==> flow/design.v <==
module fa(
input a,input b,input ci, output s, output co
);
reg s_out,c_out;
always @(*)
begin
s_out=a^b^ci;
c_out=a&b|a&ci|b&ci;
end
assign s=s_out;
assign co=c_out;
endmodule
module add17bit_2sComp(
   input 		     [16:0]		A,
	input 		     [16:0]		B,
	input 		         		ci,
	output		     [16:0]		calculate_out
);
wire [16:0] s;
wire [16:0] co;
fa fa0(A[0],B[0],ci,s[0],co[0]);
fa fa1(A[1],B[1],co[0],s[1],co[1]);
fa fa2(A[2],B[2],co[1],s[2],co[2]);
fa fa3(A[3],B[3],co[2],s[3],co[3]);
fa fa4(A[4],B[4],co[3],s[4],co[4]);
fa fa5(A[5],B[5],co[4],s[5],co[5]);
fa fa6(A[6],B[6],co[5],s[6],co[6]);
fa fa7(A[7],B[7],co[6],s[7],co[7]);
fa fa8(A[8],B[8],co[7],s[8],co[8]);
fa fa9(A[9],B[9],co[8],s[9],co[9]);
fa fa10(A[10],B[10],co[9],s[10],co[10]);
fa fa11(A[11],B[11],co[10],s[11],co[11]);
fa fa12(A[12],B[12],co[11],s[12],co[12]);
fa fa13(A[13],B[13],co[12],s[13],co[13]);
fa fa14(A[14],B[14],co[13],s[14],co[14]);
fa fa15(A[15],B[15],co[14],s[15],co[15]);
fa fa16(A[16],B[16],co[15],s[16],co[16]);
assign calculate_out[16:0]=s;
endmodule 
module add20bit_2sComp(
   input 		     [19:0]		A,
	input 		     [19:0]		B,
	input 		         		ci,
	output		     [19:0]		calculate_out
);
wire [19:0] s;
wire [19:0] co;
fa fa0(A[0],B[0],ci,s[0],co[0]);
fa fa1(A[1],B[1],co[0],s[1],co[1]);
fa fa2(A[2],B[2],co[1],s[2],co[2]);
fa fa3(A[3],B[3],co[2],s[3],co[3]);
fa fa4(A[4],B[4],co[3],s[4],co[4]);
fa fa5(A[5],B[5],co[4],s[5],co[5]);
fa fa6(A[6],B[6],co[5],s[6],co[6]);
fa fa7(A[7],B[7],co[6],s[7],co[7]);
fa fa8(A[8],B[8],co[7],s[8],co[8]);
fa fa9(A[9],B[9],co[8],s[9],co[9]);
fa fa10(A[10],B[10],co[9],s[10],co[10]);
fa fa11(A[11],B[11],co[10],s[11],co[11]);
fa fa12(A[12],B[12],co[11],s[12],co[12]);
fa fa13(A[13],B[13],co[12],s[13],co[13]);
fa fa14(A[14],B[14],co[13],s[14],co[14]);
fa fa15(A[15],B[15],co[14],s[15],co[15]);
fa fa16(A[16],B[16],co[15],s[16],co[16]);
fa fa17(A[17],B[17],co[16],s[17],co[17]);
fa fa18(A[18],B[18],co[17],s[18],co[18]);
fa fa19(A[19],B[19],co[18],s[19],co[19]);
assign calculate_out[19:0]=s;
endmodule 
module bin2bcd
(
	input wire [9:0] bin,
	output wire [3:0] bcd2,bcd1,bcd0,
	output reg neg
);
reg [9:0] abs_bin, rem, ones;
reg [3:0] tens, honds;
always @ (*) begin
	if (bin[9] == 1'b1) 
		begin
		abs_bin = (~bin) + 10'b00_0000_0001;
		neg = 1'b1;
		end
	else 
		begin
		abs_bin = bin;
		neg = 1'b0;
		end
	if (abs_bin >= 10'd500)
		begin
		honds = 4'h5;
		rem = abs_bin - 10'd500; 
		end 
	else if (abs_bin >= 10'd400 && abs_bin < 10'd500)
	   begin
		honds = 4'h4;
		rem = abs_bin - 10'd400;
		end
	else if (abs_bin >= 10'd300 && abs_bin < 10'd400)
	   begin
		honds = 4'h3;
		rem = abs_bin - 10'd300;
		end
	else if (abs_bin >= 10'd200 && abs_bin < 10'd300)
	   begin
		honds = 4'h2;
		rem = abs_bin - 10'd200;
		end
	else if (abs_bin >= 10'd100 && abs_bin < 10'd200)
	   begin
		honds = 4'h1;
		rem = abs_bin - 10'd100;
		end
	else 
	   begin
		honds = 4'h0;
		rem = abs_bin;
		end
	if (rem >= 10'd090)
		begin
		tens = 4'h9;
		ones = rem - 10'd090;
		end
	else if (rem >= 10'd080 && rem < 10'd090)
		begin
		tens = 4'h8;
		ones = rem - 10'd080;
		end
	else if (rem >= 10'd070 && rem < 10'd080)
		begin
		tens = 4'h7;
		ones = rem - 10'd070;
		end
	else if (rem >= 10'd060 && rem < 10'd070)
		begin
		tens = 4'h6;
		ones = rem - 10'd060;
		end
	else if (rem >= 10'd050 && rem < 10'd060)
		begin
		tens = 4'h5;
		ones = rem - 10'd050;
		end
	else if (rem >= 10'd040 && rem < 10'd050)
		begin
		tens = 4'h4;
		ones = rem - 10'd040;
		end
	else if (rem >= 10'd030 && rem < 10'd040)
		begin
		tens = 4'h3;
		ones = rem - 10'd030;
		end
	else if (rem >= 10'd020 && rem < 10'd030)
		begin
		tens = 4'h2;
		ones = rem - 10'd020;
		end
	else if (rem >= 10'd010 && rem < 10'd020)
		begin
		tens = 4'h1;
		ones = rem - 10'd010;
		end
	else 
		begin
		tens = 4'h0;
		ones = rem;
		end
end
assign bcd0 = ones [3:0];
assign bcd1 = tens;
assign bcd2 = honds;
endmodule 
module edge_detection ( 
input clock, 
input input_signal, 
output reg rising_transition
);
reg n; 
wire rising_transition_c;
assign rising_transition_c = ~n & input_signal;
always @(posedge clock) begin 
n                 <= input_signal; 
rising_transition <= rising_transition_c; 
end
endmodule
module cal(
input clk,
input [1:0] KEY,
input [6:2] SW,
input [15:0] smooth_out,
output [1:0] LEDR,
output reg nothing,
output reg [9:0] BCD_in
);
reg enable1;
reg enable2;
reg state_c, state;
reg [15:0] operand1, operand2;
wire [16:0] num1, num2, num3, num4;
wire [16:0] calculate_out1, calculate_out2;
wire load, reset;
wire reset_edge, load_edge;
assign reset = ~KEY[0];
assign load = ~KEY[1];
edge_detection my_edge1(.clock(clk),.input_signal(reset),.rising_transition(reset_edge));
edge_detection my_edge2(.clock(clk),.input_signal(load),.rising_transition(load_edge));
reg [1:0] LED;
assign LEDR[1:0] = LED[1:0];
always @ (*) begin
state_c = state;
LED = 2'b01;
enable1 = 1'b0;
enable2 = 1'b0;
case (state)
1'b0:begin LED = 2'b01; if (load_edge == 1'b1) begin state_c = 1'b1; enable1 = 1'b1; end end
1'b1:begin LED = 2'b10; if (load_edge == 1'b1) begin state_c = 1'b0; enable2 = 1'b1; end end
endcase
if (reset_edge == 1'b1) begin
state_c = 1'b0;
LED = 2'b01;
end
end
always @ (posedge clk) begin
	state <= state_c;
	if (enable1 == 1'b1) begin
		operand1 <= smooth_out;
	end
	if (enable2 == 1'b1) begin
		operand2 <= smooth_out;
   end
end
parameter smooth = 5'b00_001;
parameter operand_1 = 5'b00_010;
parameter operand_2 = 5'b00_100;
parameter add = 5'b01_000;
parameter sub = 5'b10_000;
assign num1 = {operand1[15],operand1};
assign num2 = {operand2[15],operand2};
assign num3 = {operand1[15],operand1};
assign num4 = ~({operand2[15],operand2});
always @ (*) begin
	case (SW[6:2])
	smooth: begin
		BCD_in = smooth_out[9:0];
		nothing = 1'b0;
	end
	operand_1: begin
		BCD_in = operand1[9:0];
		nothing = 1'b0;
	end
	operand_2: begin
		BCD_in = operand2[9:0];
		nothing = 1'b0;
	end
	add: begin
		BCD_in = calculate_out1[9:0];
		nothing = 1'b0;
	end
	sub: begin
		BCD_in = calculate_out2[9:0];
		nothing = 1'b0;
	end
	default: begin
		BCD_in = 10'd0;
		nothing = 1'b1;
	end
	endcase
end
add17bit_2sComp my_add(.A(num1), .B(num2), .ci(1'b0), .calculate_out(calculate_out1));
add17bit_2sComp my_sub(.A(num3), .B(num4), .ci(1'b1), .calculate_out(calculate_out2));
endmodule 
module seg7(
	output		     [7:0]		HEX0,
	output		     [7:0]		HEX1,
	output		     [7:0]		HEX2,
	output		     [7:0]		HEX3,
	output		     [7:0]		HEX4,
	output		     [7:0]		HEX5,
	input                      clk,
	input                      rst,
	input                      nothing,
   input 		     [11:0]		display,
	input                      neg
);
  reg [31:0] out; 
  reg [12:0] count, count_c;  
always @(count or rst) begin
		count_c = count + 13'd1;
		if (count == 13'd4400) begin
		count_c = 13'd0;
		end
		if (rst == 1'b1) begin
		count_c = 13'd0;
		end
end
always @ (posedge clk) begin
	count <= count_c;
end
always @(*) begin
	 case (display [3:0])  
	 4'b0000: begin 
	 out [7:0] = 8'b11000000; 
	 end 
	 4'b0001: begin 
	 out [7:0] = 8'b11111001; 
	 end 
	 4'b0010: begin 
	 out [7:0] = 8'b10100100; 
	 end 
	 4'b0011: begin 
	 out [7:0] = 8'b10110000; 
	 end 
	 4'b0100: begin 
	 out [7:0] = 8'b10011001; 
	 end 
	 4'b0101: begin 
	 out [7:0]= 8'b10010010; 
	 end 
	 4'b0110: begin 
	 out [7:0]= 8'b10000010; 
	 end 
	 4'b0111: begin 
	 out [7:0]= 8'b11111000; 
	 end
	 4'b1000: begin 
	 out [7:0]= 8'b10000000; 
	 end 
	 4'b1001: begin 
	 out [7:0]= 8'b10010000; 
	 end 
	 4'b1010: begin 
	 out [7:0]= 8'b10001000; 
	 end 
	 4'b1011: begin 
	 out [7:0]= 8'b10000011; 
	 end
	 4'b1100: begin 
	 out [7:0]= 8'b11000110; 
	 end 
	 4'b1101: begin 
	 out [7:0]= 8'b10100001; 
	 end 
	 4'b1110: begin 
	 out [7:0]= 8'b10000110; 
	 end 
	 4'b1111: begin 
	 out [7:0]= 8'b10001110; 
	 end
	 default: begin 
	 out [7:0]= 8'b11111111; 
	 end 
	 endcase 
	 case (display [7:4])  
	 4'b0000: begin 
	 out [15:8]= 8'b11000000; 
	 end 
	 4'b0001: begin 
	 out [15:8]= 8'b11111001; 
	 end 
	 4'b0010: begin 
	 out [15:8]= 8'b10100100; 
	 end 
	 4'b0011: begin 
	 out [15:8]= 8'b10110000; 
	 end 
	 4'b0100: begin 
	 out [15:8]= 8'b10011001; 
	 end 
	 4'b0101: begin 
	 out [15:8]= 8'b10010010; 
	 end 
	 4'b0110: begin 
	 out [15:8]= 8'b10000010; 
	 end 
	 4'b0111: begin 
	 out [15:8]= 8'b11111000; 
	 end
	 4'b1000: begin 
	 out [15:8]= 8'b10000000; 
	 end 
	 4'b1001: begin 
	 out [15:8]= 8'b10010000; 
	 end 
	 4'b1010: begin 
	 out [15:8]= 8'b10001000; 
	 end 
	 4'b1011: begin 
	 out [15:8]= 8'b10000011; 
	 end
	 4'b1100: begin 
	 out [15:8]= 8'b11000110; 
	 end 
	 4'b1101: begin 
	 out [15:8]= 8'b10100001; 
	 end 
	 4'b1110: begin 
	 out [15:8]= 8'b10000110; 
	 end 
	 4'b1111: begin 
	 out [15:8]= 8'b10001110; 
	 end
	 default: begin 
	 out [15:8]= 8'b11111111; 
	 end 
	 endcase 
	 case (display [11:8])  
	 4'b0000: begin 
	 out [23:16]= 8'b11000000; 
	 end 
	 4'b0001: begin 
	 out [23:16]= 8'b11111001; 
	 end 
	 4'b0010: begin 
	 out [23:16]= 8'b10100100; 
	 end 
	 4'b0011: begin 
	 out [23:16]= 8'b10110000; 
	 end 
	 4'b0100: begin 
	 out [23:16]= 8'b10011001; 
	 end 
	 4'b0101: begin 
	 out [23:16]= 8'b10010010; 
	 end 
	 4'b0110: begin 
	 out [23:16]= 8'b10000010; 
	 end 
	 4'b0111: begin 
	 out [23:16]= 8'b11111000; 
	 end
	 4'b1000: begin 
	 out [23:16]= 8'b10000000; 
	 end 
	 4'b1001: begin 
	 out [23:16]= 8'b10010000; 
	 end 
	 4'b1010: begin 
	 out [23:16]= 8'b10001000; 
	 end 
	 4'b1011: begin 
	 out [23:16]= 8'b10000011; 
	 end
	 4'b1100: begin 
	 out [23:16]= 8'b11000110; 
	 end 
	 4'b1101: begin 
	 out [23:16]= 8'b10100001; 
	 end 
	 4'b1110: begin 
	 out [23:16]= 8'b10000110; 
	 end 
	 4'b1111: begin 
	 out [23:16]= 8'b10001110; 
	 end
	 default: begin 
	 out [23:16]= 8'b11111111; 
	 end 
	 endcase 
	 case (neg)
	 1'b1: begin
	 out [31:24]= 8'b10111111;
	 end
	 default: begin 
	 out [31:24]= 8'b11111111; 
	 end 
	 endcase
    if (nothing == 1'b1) begin 
	 if (count <= 13'd2200) begin
	 out [7:0] = 8'b1011_1111;
	 out[15:8] = 8'b1011_1111;
	 out[23:16] = 8'b1011_1111; 
	 out[31:24] = 8'b1011_1111;
	 end 
	 else begin
	 out [7:0] = 8'b1111_1111;
	 out[15:8] = 8'b1111_1111;
	 out[23:16] = 8'b1111_1111; 
	 out[31:24] = 8'b1111_1111;
	 end
	 end
 end 
assign HEX0[7:0]=out[7:0];
assign HEX1[7:0]=out[15:8];
assign HEX2[7:0]=out[23:16];
assign HEX3[7:0]=out[31:24];
assign HEX4[7:0]= 8'b11111111;
assign HEX5[7:0]= 8'b11111111;
endmodule
module smooth_filter(
input clk,
input reset,
input [15:0] in,
input [1:0] SW,
output [15:0] out
);
reg [6:0] count, count_c;
wire en;
always @(reset or count) begin
	if (reset == 1'b1) begin
		count_c = 7'd0;
	end
	else begin
		count_c = count + 7'd1;
	end
end
assign en = (count == 7'd99);
reg [15:0] r1, r2, r3, r4, r5, r6, r7, r8, r9, r10, r11, r12, r13, r14, r15, r16;
always @ (posedge clk) begin
	count <= count_c;
	if (en == 1'b1) begin
		r1 <= in;
		r2 <= r1;
		r3 <= r2;
		r4 <= r3;
		r5 <= r4;
		r6 <= r5;
		r7 <= r6;
		r8 <= r7;
		r9 <= r8;
		r10 <= r9;
		r11 <= r10;
		r12 <= r11;
		r13 <= r12;
		r14 <= r13;
		r15 <= r14;
		r16 <= r15;
	end
end
reg [19:0] sum;
wire [19:0] num1, num2, num3, num4, num5, num6, num7, num8;
wire [19:0] num9, num10, num11, num12, num13, num14, num15, num16;
wire ci=1'b0;
wire [19:0] calculate_out1, calculate_out2, calculate_out3, calculate_out4,
            calculate_out5, calculate_out6, calculate_out7, calculate_out8,
				calculate_out9, calculate_out10, calculate_out11, calculate_out12,
				calculate_out13, calculate_out14, calculate_out15;
assign num1 = {{4{r1[15]}},r1};
assign num2 = {{4{r2[15]}},r2};
assign num3 = {{4{r3[15]}},r3};
assign num4 = {{4{r4[15]}},r4};
assign num5 = {{4{r5[15]}},r5};
assign num6 = {{4{r6[15]}},r6};
assign num7 = {{4{r7[15]}},r7};
assign num8 = {{4{r8[15]}},r8};
assign num9 = {{4{r9[15]}},r9};
assign num10 = {{4{r10[15]}},r10};
assign num11 = {{4{r11[15]}},r11};
assign num12 = {{4{r12[15]}},r12};
assign num13 = {{4{r13[15]}},r13};
assign num14 = {{4{r14[15]}},r14};
assign num15 = {{4{r15[15]}},r15};
assign num16 = {{4{r16[15]}},r16};
always @(*) begin
	sum = num1;
	case (SW[1:0]) 
	2'b00:begin 
		sum = num1;
	end
	2'b01:begin
		sum = calculate_out1;
		sum = sum >> 1; 
	end
	2'b10:begin
		sum = calculate_out3;
		sum = sum >> 2;  
	end
	2'b11:begin
		sum = calculate_out15;
		sum = sum >> 4;  
	end
	endcase 
end
assign out = sum[15:0];
add20bit_2sComp my_adder1 (.A(num1),.B(num2),.ci(ci),.calculate_out(calculate_out1));
add20bit_2sComp my_adder2 (.A(calculate_out1),.B(num3),.ci(ci),.calculate_out(calculate_out2));
add20bit_2sComp my_adder3(.A(calculate_out2),.B(num4),.ci(ci),.calculate_out(calculate_out3));
add20bit_2sComp my_adder4(.A(calculate_out3),.B(num5),.ci(ci),.calculate_out(calculate_out4));
add20bit_2sComp my_adder5 (.A(calculate_out4),.B(num6),.ci(ci),.calculate_out(calculate_out5));
add20bit_2sComp my_adder6(.A(calculate_out5),.B(num7),.ci(ci),.calculate_out(calculate_out6));
add20bit_2sComp my_adder7(.A(calculate_out6),.B(num8),.ci(ci),.calculate_out(calculate_out7));
add20bit_2sComp my_adder8 (.A(calculate_out7),.B(num9),.ci(ci),.calculate_out(calculate_out8));
add20bit_2sComp my_adder9(.A(calculate_out8),.B(num10),.ci(ci),.calculate_out(calculate_out9));
add20bit_2sComp my_adder10(.A(calculate_out9),.B(num11),.ci(ci),.calculate_out(calculate_out10));
add20bit_2sComp my_adder11(.A(calculate_out10),.B(num12),.ci(ci),.calculate_out(calculate_out11));
add20bit_2sComp my_adder12(.A(calculate_out11),.B(num13),.ci(ci),.calculate_out(calculate_out12));
add20bit_2sComp my_adder13(.A(calculate_out12),.B(num14),.ci(ci),.calculate_out(calculate_out13));
add20bit_2sComp my_adder14(.A(calculate_out13),.B(num15),.ci(ci),.calculate_out(calculate_out14));
add20bit_2sComp my_adder15(.A(calculate_out14),.B(num16),.ci(ci),.calculate_out(calculate_out15));
endmodule 
module calc_top (
   input              clk,
   input              rst,
   input      [15:0]  data_x,
   input      [1:0]   KEY,
   input      [6:0]   SW,
   output     [7:0]   HEX0,
   output     [7:0]   HEX1,
   output     [7:0]   HEX2,
   output     [7:0]   HEX3,
   output     [7:0]   HEX4,
   output     [7:0]   HEX5,
   output     [1:0]   LEDR
   );
wire [3:0] bcd2, bcd1, bcd0;
wire neg;
wire [15:0] smooth_out;
wire nothing;
wire [9:0] BCD_in;
smooth_filter my_filter (.clk(clk), .reset(rst), .in(data_x[15:0]), .SW(SW[1:0]), .out(smooth_out));
cal my_cal (.clk(clk), .KEY(KEY), .SW(SW[6:2]), .smooth_out(smooth_out), .LEDR(LEDR[1:0]), .nothing(nothing), .BCD_in(BCD_in));
bin2bcd my_bin2bcd (.bin(BCD_in), .bcd2(bcd2), .bcd1(bcd1), .bcd0(bcd0), .neg(neg));
seg7 my_seg7 (.HEX0(HEX0), .HEX1(HEX1), .HEX2(HEX2), .HEX3(HEX3), .HEX4(HEX4), .HEX5(HEX5), .clk(clk), .rst(rst), .nothing(nothing), .display({bcd2, bcd1, bcd0}), .neg(neg));
endmodule
# --- Step by step through the tools: calc_top ---
# Tool output for the design above, in the order of the flow.
# Line numbers count from 1 in the design file above.
# Operators carry their Yosys type and port widths (W data, S select, Z words).
# Cell names lack the library's common part.
setup:
  top_module: "calc_top"
  clk_port: "clk"
  library: "sky130hd"
  pvt_corner: "tt_025C_1v80"

# --- Elaborated design ---
# Source: Yosys, flattened and elaborated, memories not mapped. Widths are those after wreduce. Registers that Yosys merges into a memory's read port (data or address) are not register bits. Print and check cells do not count.
# Memory sizes are those after Yosys's memory passes, which may raise the word count (mostly to a power of two), join words into wider ones and drop unused or constant bits.
bits:
  ramBits: 0
  inputBits: 27
  mem_bits_ro: 336
  memories: 3
  output_inout_bits: 50
  latchBits: 0
  regBits: 301
  wordCells: 1584
  clocked_rd_ports_x_width: 0
classes:
  mul: 0
  reduce_logical: 15
  n_addsub: 17
  mux: 42
  shift: 0
  div: 0
  n_cmp: 27
  eq_ne: 10
  logic: 1445
mem_list:
  columns: ["memory", "words", "word_bits", "rd", "write_ports", "line", "text"]
  rows:
  - ["(no name shown)", 16, 7, 1, 0, 301, "case (display [3:0])"]
  - ["(no name shown)", 16, 7, 1, 0, 354, "case (display [7:4])"]
  - ["(no name shown)", 16, 7, 1, 0, 407, "case (display [11:8])"]
op_table:
  columns: ["operator", "count"]
  rows:
  - ["$and A1 B1 Y1", 607]
  - ["$xor A1 B1 Y1", 436]
  - ["$or A1 B1 Y1", 394]
  - ["$mux W4", 21]
  - ["$mux W10", 6]
  - ["$pmux W10 S5", 1]
  - ["$ge A10 B7 Y1 const B", 4]
  - ["$pmux W10 S4", 1]
  - ["$mux W32", 1]
  - ["$ge A10 B6 Y1 const B", 3]
  - ["$lt A10 B6 Y1 const B", 3]
  - ["$lt A10 B7 Y1 const B", 3]
  - ["$sub A10 B9 Y10 const B", 3]
  - ["$ge A10 B9 Y1 const B", 3]
  - ["$lt A10 B9 Y1 const B", 3]
  - ["$ge A10 B5 Y1 const B", 2]
  - ["$lt A10 B5 Y1 const B", 2]
  - ["$not A10 Y10", 2]
  - ["$sub A4 B4 Y4 const B", 5]
  - ["$mux W7", 2]
  - ["$add A13 B1 Y13 const B", 1]
  - ["$le A13 B12 Y1 const B", 1]
  - ["$eq A13 B13 Y1 const B", 1]
  - ["$logic_and A1 B1 Y1", 12]
  - ["$add A10 B1 Y10 const B", 1]
  - ["$ge A10 B4 Y1 const B", 1]
  - ["$sub A10 B7 Y10 const B", 1]
  - ["$sub A10 B8 Y10 const B", 1]
# Other operator kinds: 22; their cells: 35.

# --- Longest topological paths ---
# Yosys ltp: most cells in a row. Word level: on the elaborated netlist, between registers, memories and ports. Mapped: between sequential cells and ports; inverters and the memories' decode and read muxes count.
logic_depth:
  ltp_word: 89
  abc_area: 0
  mapped_depth: 65
  ltp_nobuf: 64

# --- Netlist ---
# Yosys stat after the flow's synthesis: flattened, memories mapped to cells. It holds for the ABC_AREA given above (unset counts as 0); a run with the other value may have another netlist.
by_type:
  columns: ["type", "count", "area_total_um2"]
  rows:
  - ["edfxtp_1", 244, 7.33E+03]
  - ["fa_1", 193, 3.86E+03]
  - ["ha_1", 58, 725.696]
  - ["dfxtp_1", 25, 500.48]
  - ["inv_1", 125, 469.2]
  - ["xnor2_1", 32, 280.269]
  - ["buf_4", 28, 210.202]
  - ["mux4_2", 9, 202.694]
  - ["nor2_1", 54, 202.694]
  - ["nand2_1", 52, 195.187]
  - ["a21oi_1", 36, 180.173]
  - ["a2111oi_4", 6, 165.158]
  - ["nand3_1", 27, 135.13]
  - ["and3_1", 21, 131.376]
  - ["nor3_1", 23, 115.11]
  - ["o21ai_0", 23, 115.11]
  - ["a211oi_1", 15, 112.608]
  - ["nand4_1", 16, 100.096]
# Not listed: further types 81, cells in them 311.
synth_totals:
  ff_cells: 269
  mapped_area_um2: 17624.4
  cell_count: 1298
  seq_area_um2: 7827.5
  n_buf: 60
# By module: a second synthesis without flattening, with its own total; a netlist apart from the flattened one above.
unflattened:
  cells_unflattened: 1309
  hier_area_um2: 20827.5
# Each row is one instance without its submodules.
modules:
  columns: ["mod", "seq_area_um2", "n_cells", "n_inst", "mod_area_um2"]
  rows:
  - ["smooth_filter", 7827.5, 306, 1, 8383.0]
  - ["fa", 0.0, 1, 334, 20.0]
  - ["bin2bcd", 0.0, 295, 1, 2169.6]
  - ["cal", 980.9, 153, 1, 1785.5]
  - ["seg7", 260.2, 215, 1, 1695.4]
  - ["edge_detection", 40.0, 3, 2, 53.8]
  - ["add17bit_2sComp", 0.0, 0, 2, 0.0]
  - ["add20bit_2sComp", 0.0, 0, 15, 0.0]
  - ["calc_top", 0.0, 0, 1, 0.0]

# --- Timing after synthesis ---
# OpenSTA on the mapped netlist: ideal clock, no wires. The path of least setup slack (recovery checks aside). Input and output delay are each 20% of the period. Register names are those of the netlist, which keeps one name where synthesis merged equal registers.
synth_path:
  path_type: "reg2out"
  from: "register my_filter.r1[0]"
  to: "output port HEX0[0]"
  path_slack_ps: 2573
  delay_ps: 19827
  driving_pins: 58
  required_time_ps: 22400
  period_ps: 28000
  t_first_pin_ps: 0
  path_buffers: 0
  out_delay_ps: 5600
  t_arrival_ps: 19827
  period_less_setup_slack_ps: 25427
# "delay_ps" is the arrival time less input delay plus setup time.
# A path that ends at an output port has no setup time.
# "driving_pins": output pins that drive a net of the path, with the launching flip-flop's if there is one; two outputs of one cell count as two.
# "period_less_setup_slack_ps" is the clock period less the worst setup slack; recovery checks do not enter. This is arithmetic on one report: input and output delays are still those of the set period (20% each).
# Between the ends stands the longest chain of elaborated cells between them, by number of cells; it is not shown to be the way that was timed. Of several equally long chains one is given.
# Each line given opens the expression or statement behind the cell; cells for indexed reads and writes are added by Yosys, which also makes memories of some case tables.
# A memory read counts as a cell of the chain, while the word-level depth stops at memories.
synth_via:
  path_cell_list: "edfxtp_1 -> ha_1 -> inv_1 -> fa_1 -> fa_1 -> fa_1 -> fa_1 -> fa_1 -> fa_1 -> fa_1 -> fa_1 -> fa_1 -> fa_1 -> fa_1 -> inv_1 -> fa_1 -> fa_1 -> fa_1 -> (+22 left out) -> o311ai_1 -> a211oi_1 -> o21ai_0 -> nand2_1 -> xnor2_1 -> inv_1 -> ha_1 -> a21oi_1 -> inv_1 -> a31o_2 -> a21oi_1 -> o21ai_0 -> a211oi_2 -> xnor2_1 -> inv_1 -> ha_1 -> or4_1 -> o311a_1"
  elab_chain_cells: 91
  cells_between: 1361
  lines_between: 36
  classes_between: "add/sub (15); compare (26); mux (18); logic (1289); reduce/logical (12); memory (1)"
synth_rtl:
  columns: ["element", "line", "text"]
  rows:
  - ["from (decl)", 508, "reg [15:0] r1, r2, r3, r4, r5, r6, r7, r8, r9, r10, r11, r12, r13, r14, r15, r16;"]
  - ["from (assign)", 512, "r1 <= in;"]
  - ["$and A1 B1 Y1 (2 in a row)", 8, "c_out=a&b|a&ci|b&ci;"]
  - ["$or A1 B1 Y1 (2 in a row)", 8, null]
  - ["$and A1 B1 Y1", 8, null]
  - ["$or A1 B1 Y1 (2 in a row)", 8, null]
  - ["$and A1 B1 Y1", 8, null]
  - ["$or A1 B1 Y1 (2 in a row)", 8, null]
  - ["$and A1 B1 Y1", 8, null]
  - ["(+73 left out)", null, null]
  - ["$mux W4", 139, "else if (rem >= 10'd050 && rem < 10'd060)"]
  - ["$mux W4", 134, "else if (rem >= 10'd060 && rem < 10'd070)"]
  - ["$mux W4", 129, "else if (rem >= 10'd070 && rem < 10'd080)"]
  - ["$mux W4", 124, "else if (rem >= 10'd080 && rem < 10'd090)"]
  - ["$mux W4", 119, "if (rem >= 10'd090)"]
  - ["$mem_v2 Z16 W7", 301, "case (display [3:0])"]
  - ["$mux W32", 468, "if (nothing == 1'b1) begin"]
  - ["to (decl)", 597, "output     [7:0]   HEX0,"]

# --- Path in the finished layout ---
# Path of least setup slack in the final report of record 1 (OpenROAD, finished layout, wires in). Where an end is a register, its clock arrival counts in the times.
# The report prints the path's times to 10 ps; the period is as set.
layout_path:
  path_type: "reg2out"
  from: "register my_filter.r1[0]"
  to: "output port HEX0[1]"
  path_buffers: 2
  period_ps: 43200
  t_first_pin_ps: 520
  driving_pins: 59
  path_slack_ps: 10920
  t_arrival_ps: 23640
  out_delay_ps: 8640
  required_time_ps: 34560
# Between the ends stands the longest chain of elaborated cells between them, by number of cells; it is not shown to be the way that was timed. Of several equally long chains one is given.
# A memory read counts as a cell of the chain, while the word-level depth stops at memories.
layout_via:
  path_cell_list: "edfxtp_1 -> ha_1 -> inv_1 -> fa_1 -> fa_1 -> fa_1 -> fa_1 -> fa_1 -> fa_1 -> fa_1 -> fa_1 -> fa_1 -> fa_1 -> fa_1 -> inv_1 -> fa_1 -> fa_1 -> fa_1 -> (+23 left out) -> o311ai_1 -> a211oi_1 -> o21ai_0 -> nand2_1 -> xnor2_1 -> inv_1 -> ha_1 -> inv_1 -> nor2_1 -> nor4_2 -> o31ai_1 -> a211oi_2 -> xnor2_1 -> ha_1 -> nor3_1 -> a21oi_1 -> o221ai_1 -> clkdlybuf4s50_1"
  elab_chain_cells: 91
  cells_between: 1361
  lines_between: 36
  classes_between: "add/sub (15); compare (26); mux (18); logic (1289); reduce/logical (12); memory (1)"
layout_rtl:
  columns: ["element", "line", "text"]
  rows:
  - ["from (decl)", 508, "reg [15:0] r1, r2, r3, r4, r5, r6, r7, r8, r9, r10, r11, r12, r13, r14, r15, r16;"]
  - ["from (assign)", 512, "r1 <= in;"]
  - ["$and A1 B1 Y1 (2 in a row)", 8, "c_out=a&b|a&ci|b&ci;"]
  - ["$or A1 B1 Y1 (2 in a row)", 8, null]
  - ["$and A1 B1 Y1", 8, null]
  - ["$or A1 B1 Y1 (2 in a row)", 8, null]
  - ["$and A1 B1 Y1", 8, null]
  - ["$or A1 B1 Y1 (2 in a row)", 8, null]
  - ["$and A1 B1 Y1", 8, null]
  - ["(+73 left out)", null, null]
  - ["$mux W4", 139, "else if (rem >= 10'd050 && rem < 10'd060)"]
  - ["$mux W4", 134, "else if (rem >= 10'd060 && rem < 10'd070)"]
  - ["$mux W4", 129, "else if (rem >= 10'd070 && rem < 10'd080)"]
  - ["$mux W4", 124, "else if (rem >= 10'd080 && rem < 10'd090)"]
  - ["$mux W4", 119, "if (rem >= 10'd090)"]
  - ["$mem_v2 Z16 W7", 301, "case (display [3:0])"]
  - ["$mux W32", 468, "if (nothing == 1'b1) begin"]
  - ["to (decl)", 597, "output     [7:0]   HEX0,"]

Add stored flow runs of calc_top

Module calc_top, platform sky130hd: 3 stored runs of the flow (Yosys, OpenROAD) with differing settings, in no particular order. Input and output delays are each 20% of the period that was set; the output load is 0.01 pF.
"achieved_clock_period_ps" = clock period - worst setup slack. The figure is calculated, with input and output delays left at 20% of the set period.
By "worstPathTime_ps" is meant the share of the clock period that the worst setup path is allowed (20% is reserved at inputs, 20% at outputs), minus its slack. Clock arrival times at its registers enter into it.
"worstPathTime_ps" is known to 10 ps.

--- record 1 ---
==> flow/run.sh <==
#!/bin/bash
# the make line also repeats the synthesis and layout settings of config.mk as NAME=value (left out here)
make -C /OpenROAD-flow-scripts/flow DESIGN_CONFIG=/design/flow/config.mk WORK_HOME=/design/flow/orfs CLKGATE_MAP_FILE= finish
==> flow/config.mk <==
export PLATFORM = sky130hd
export DESIGN_NAME = calc_top
export DESIGN_NICKNAME = calc_top
export VERILOG_FILES = /design/flow/design.v
export SDC_FILE = /design/flow/constraint.sdc
export NUM_CORES = 4
export LEC_CHECK = 0
export CAP_MARGIN = 25
export CORE_MARGIN = 7
export CORE_UTILIZATION = 35
export GPL_TIMING_DRIVEN = 1
export PLACE_DENSITY_LB_ADDON = 0.04
export SETUP_SLACK_MARGIN = 2.82
export SLEW_MARGIN = 20
==> flow/constraint.sdc <==
create_clock -name core_clock -period 43.2 [get_ports {clk}]
set_input_delay 8.6400 -clock core_clock [delete_from_list [all_inputs] [get_ports {clk}]]
set_output_delay 8.6400 -clock core_clock [all_outputs]
set_load 0.01 [all_outputs]

==> results, as YAML <==
results:
  timing.setup.tns_ps: 0
  synthArea_um2: 17624.4
  worstPathTime_ps: 23640
  worst_path_kind: "reg2out"
  worst_hold_slack_ps: 374
  finish.stdcell_area_um2: 19890.3
  die_um2: 56834.6
  achieved_clock_period_ps: 32281
  setup_worst_slack_ps: 10919

--- record 2 ---
==> flow/run.sh <==
#!/bin/bash
# the make line also repeats the synthesis and layout settings of config.mk as NAME=value (left out here)
make -C /OpenROAD-flow-scripts/flow DESIGN_CONFIG=/design/flow/config.mk WORK_HOME=/design/flow/orfs CLKGATE_MAP_FILE= finish
==> flow/config.mk <==
export PLATFORM = sky130hd
export DESIGN_NAME = calc_top
export DESIGN_NICKNAME = calc_top
export VERILOG_FILES = /design/flow/design.v
export SDC_FILE = /design/flow/constraint.sdc
export NUM_CORES = 4
export LEC_CHECK = 0
export ABC_AREA = 0
export CAP_MARGIN = 20
export CORE_MARGIN = 2
export CORE_UTILIZATION = 19
export CTS_CLUSTER_DIAMETER = 27
export HOLD_SLACK_MARGIN = 0.1
export MIN_ROUTING_LAYER = met2
export SETUP_SLACK_MARGIN = -0.82
export SLEW_MARGIN = 5
==> flow/constraint.sdc <==
create_clock -name core_clock -period 26.1 [get_ports {clk}]
set_input_delay 5.2200 -clock core_clock [delete_from_list [all_inputs] [get_ports {clk}]]
set_output_delay 5.2200 -clock core_clock [all_outputs]
set_load 0.01 [all_outputs]

==> results, as YAML <==
results:
  timing.setup.tns_ps: 0
  synthArea_um2: 17624.4
  worstPathTime_ps: 20760
  worst_path_kind: "reg2out"
  worst_hold_slack_ps: 370
  finish.stdcell_area_um2: 22077.4
  die_um2: 95212.4
  achieved_clock_period_ps: 25979
  setup_worst_slack_ps: 121

--- record 3 ---
==> flow/run.sh <==
#!/bin/bash
# the make line also repeats the synthesis and layout settings of config.mk as NAME=value (left out here)
make -C /OpenROAD-flow-scripts/flow DESIGN_CONFIG=/design/flow/config.mk WORK_HOME=/design/flow/orfs CLKGATE_MAP_FILE= finish
==> flow/config.mk <==
export PLATFORM = sky130hd
export DESIGN_NAME = calc_top
export DESIGN_NICKNAME = calc_top
export VERILOG_FILES = /design/flow/design.v
export SDC_FILE = /design/flow/constraint.sdc
export NUM_CORES = 4
export LEC_CHECK = 0
export CAP_MARGIN = 20
export CORE_MARGIN = 2
export CORE_UTILIZATION = 40
export SLEW_MARGIN = 20
==> flow/constraint.sdc <==
create_clock -name core_clock -period 28.0 [get_ports {clk}]
set_input_delay 5.6000 -clock core_clock [delete_from_list [all_inputs] [get_ports {clk}]]
set_output_delay 5.6000 -clock core_clock [all_outputs]
set_load 0.01 [all_outputs]

==> results, as YAML <==
results:
  timing.setup.tns_ps: 0
  synthArea_um2: 17624.4
  worstPathTime_ps: 21340
  worst_path_kind: "reg2out"
  worst_hold_slack_ps: 389
  finish.stdcell_area_um2: 19794.0
  die_um2: 45755.3
  achieved_clock_period_ps: 26944
  setup_worst_slack_ps: 1056
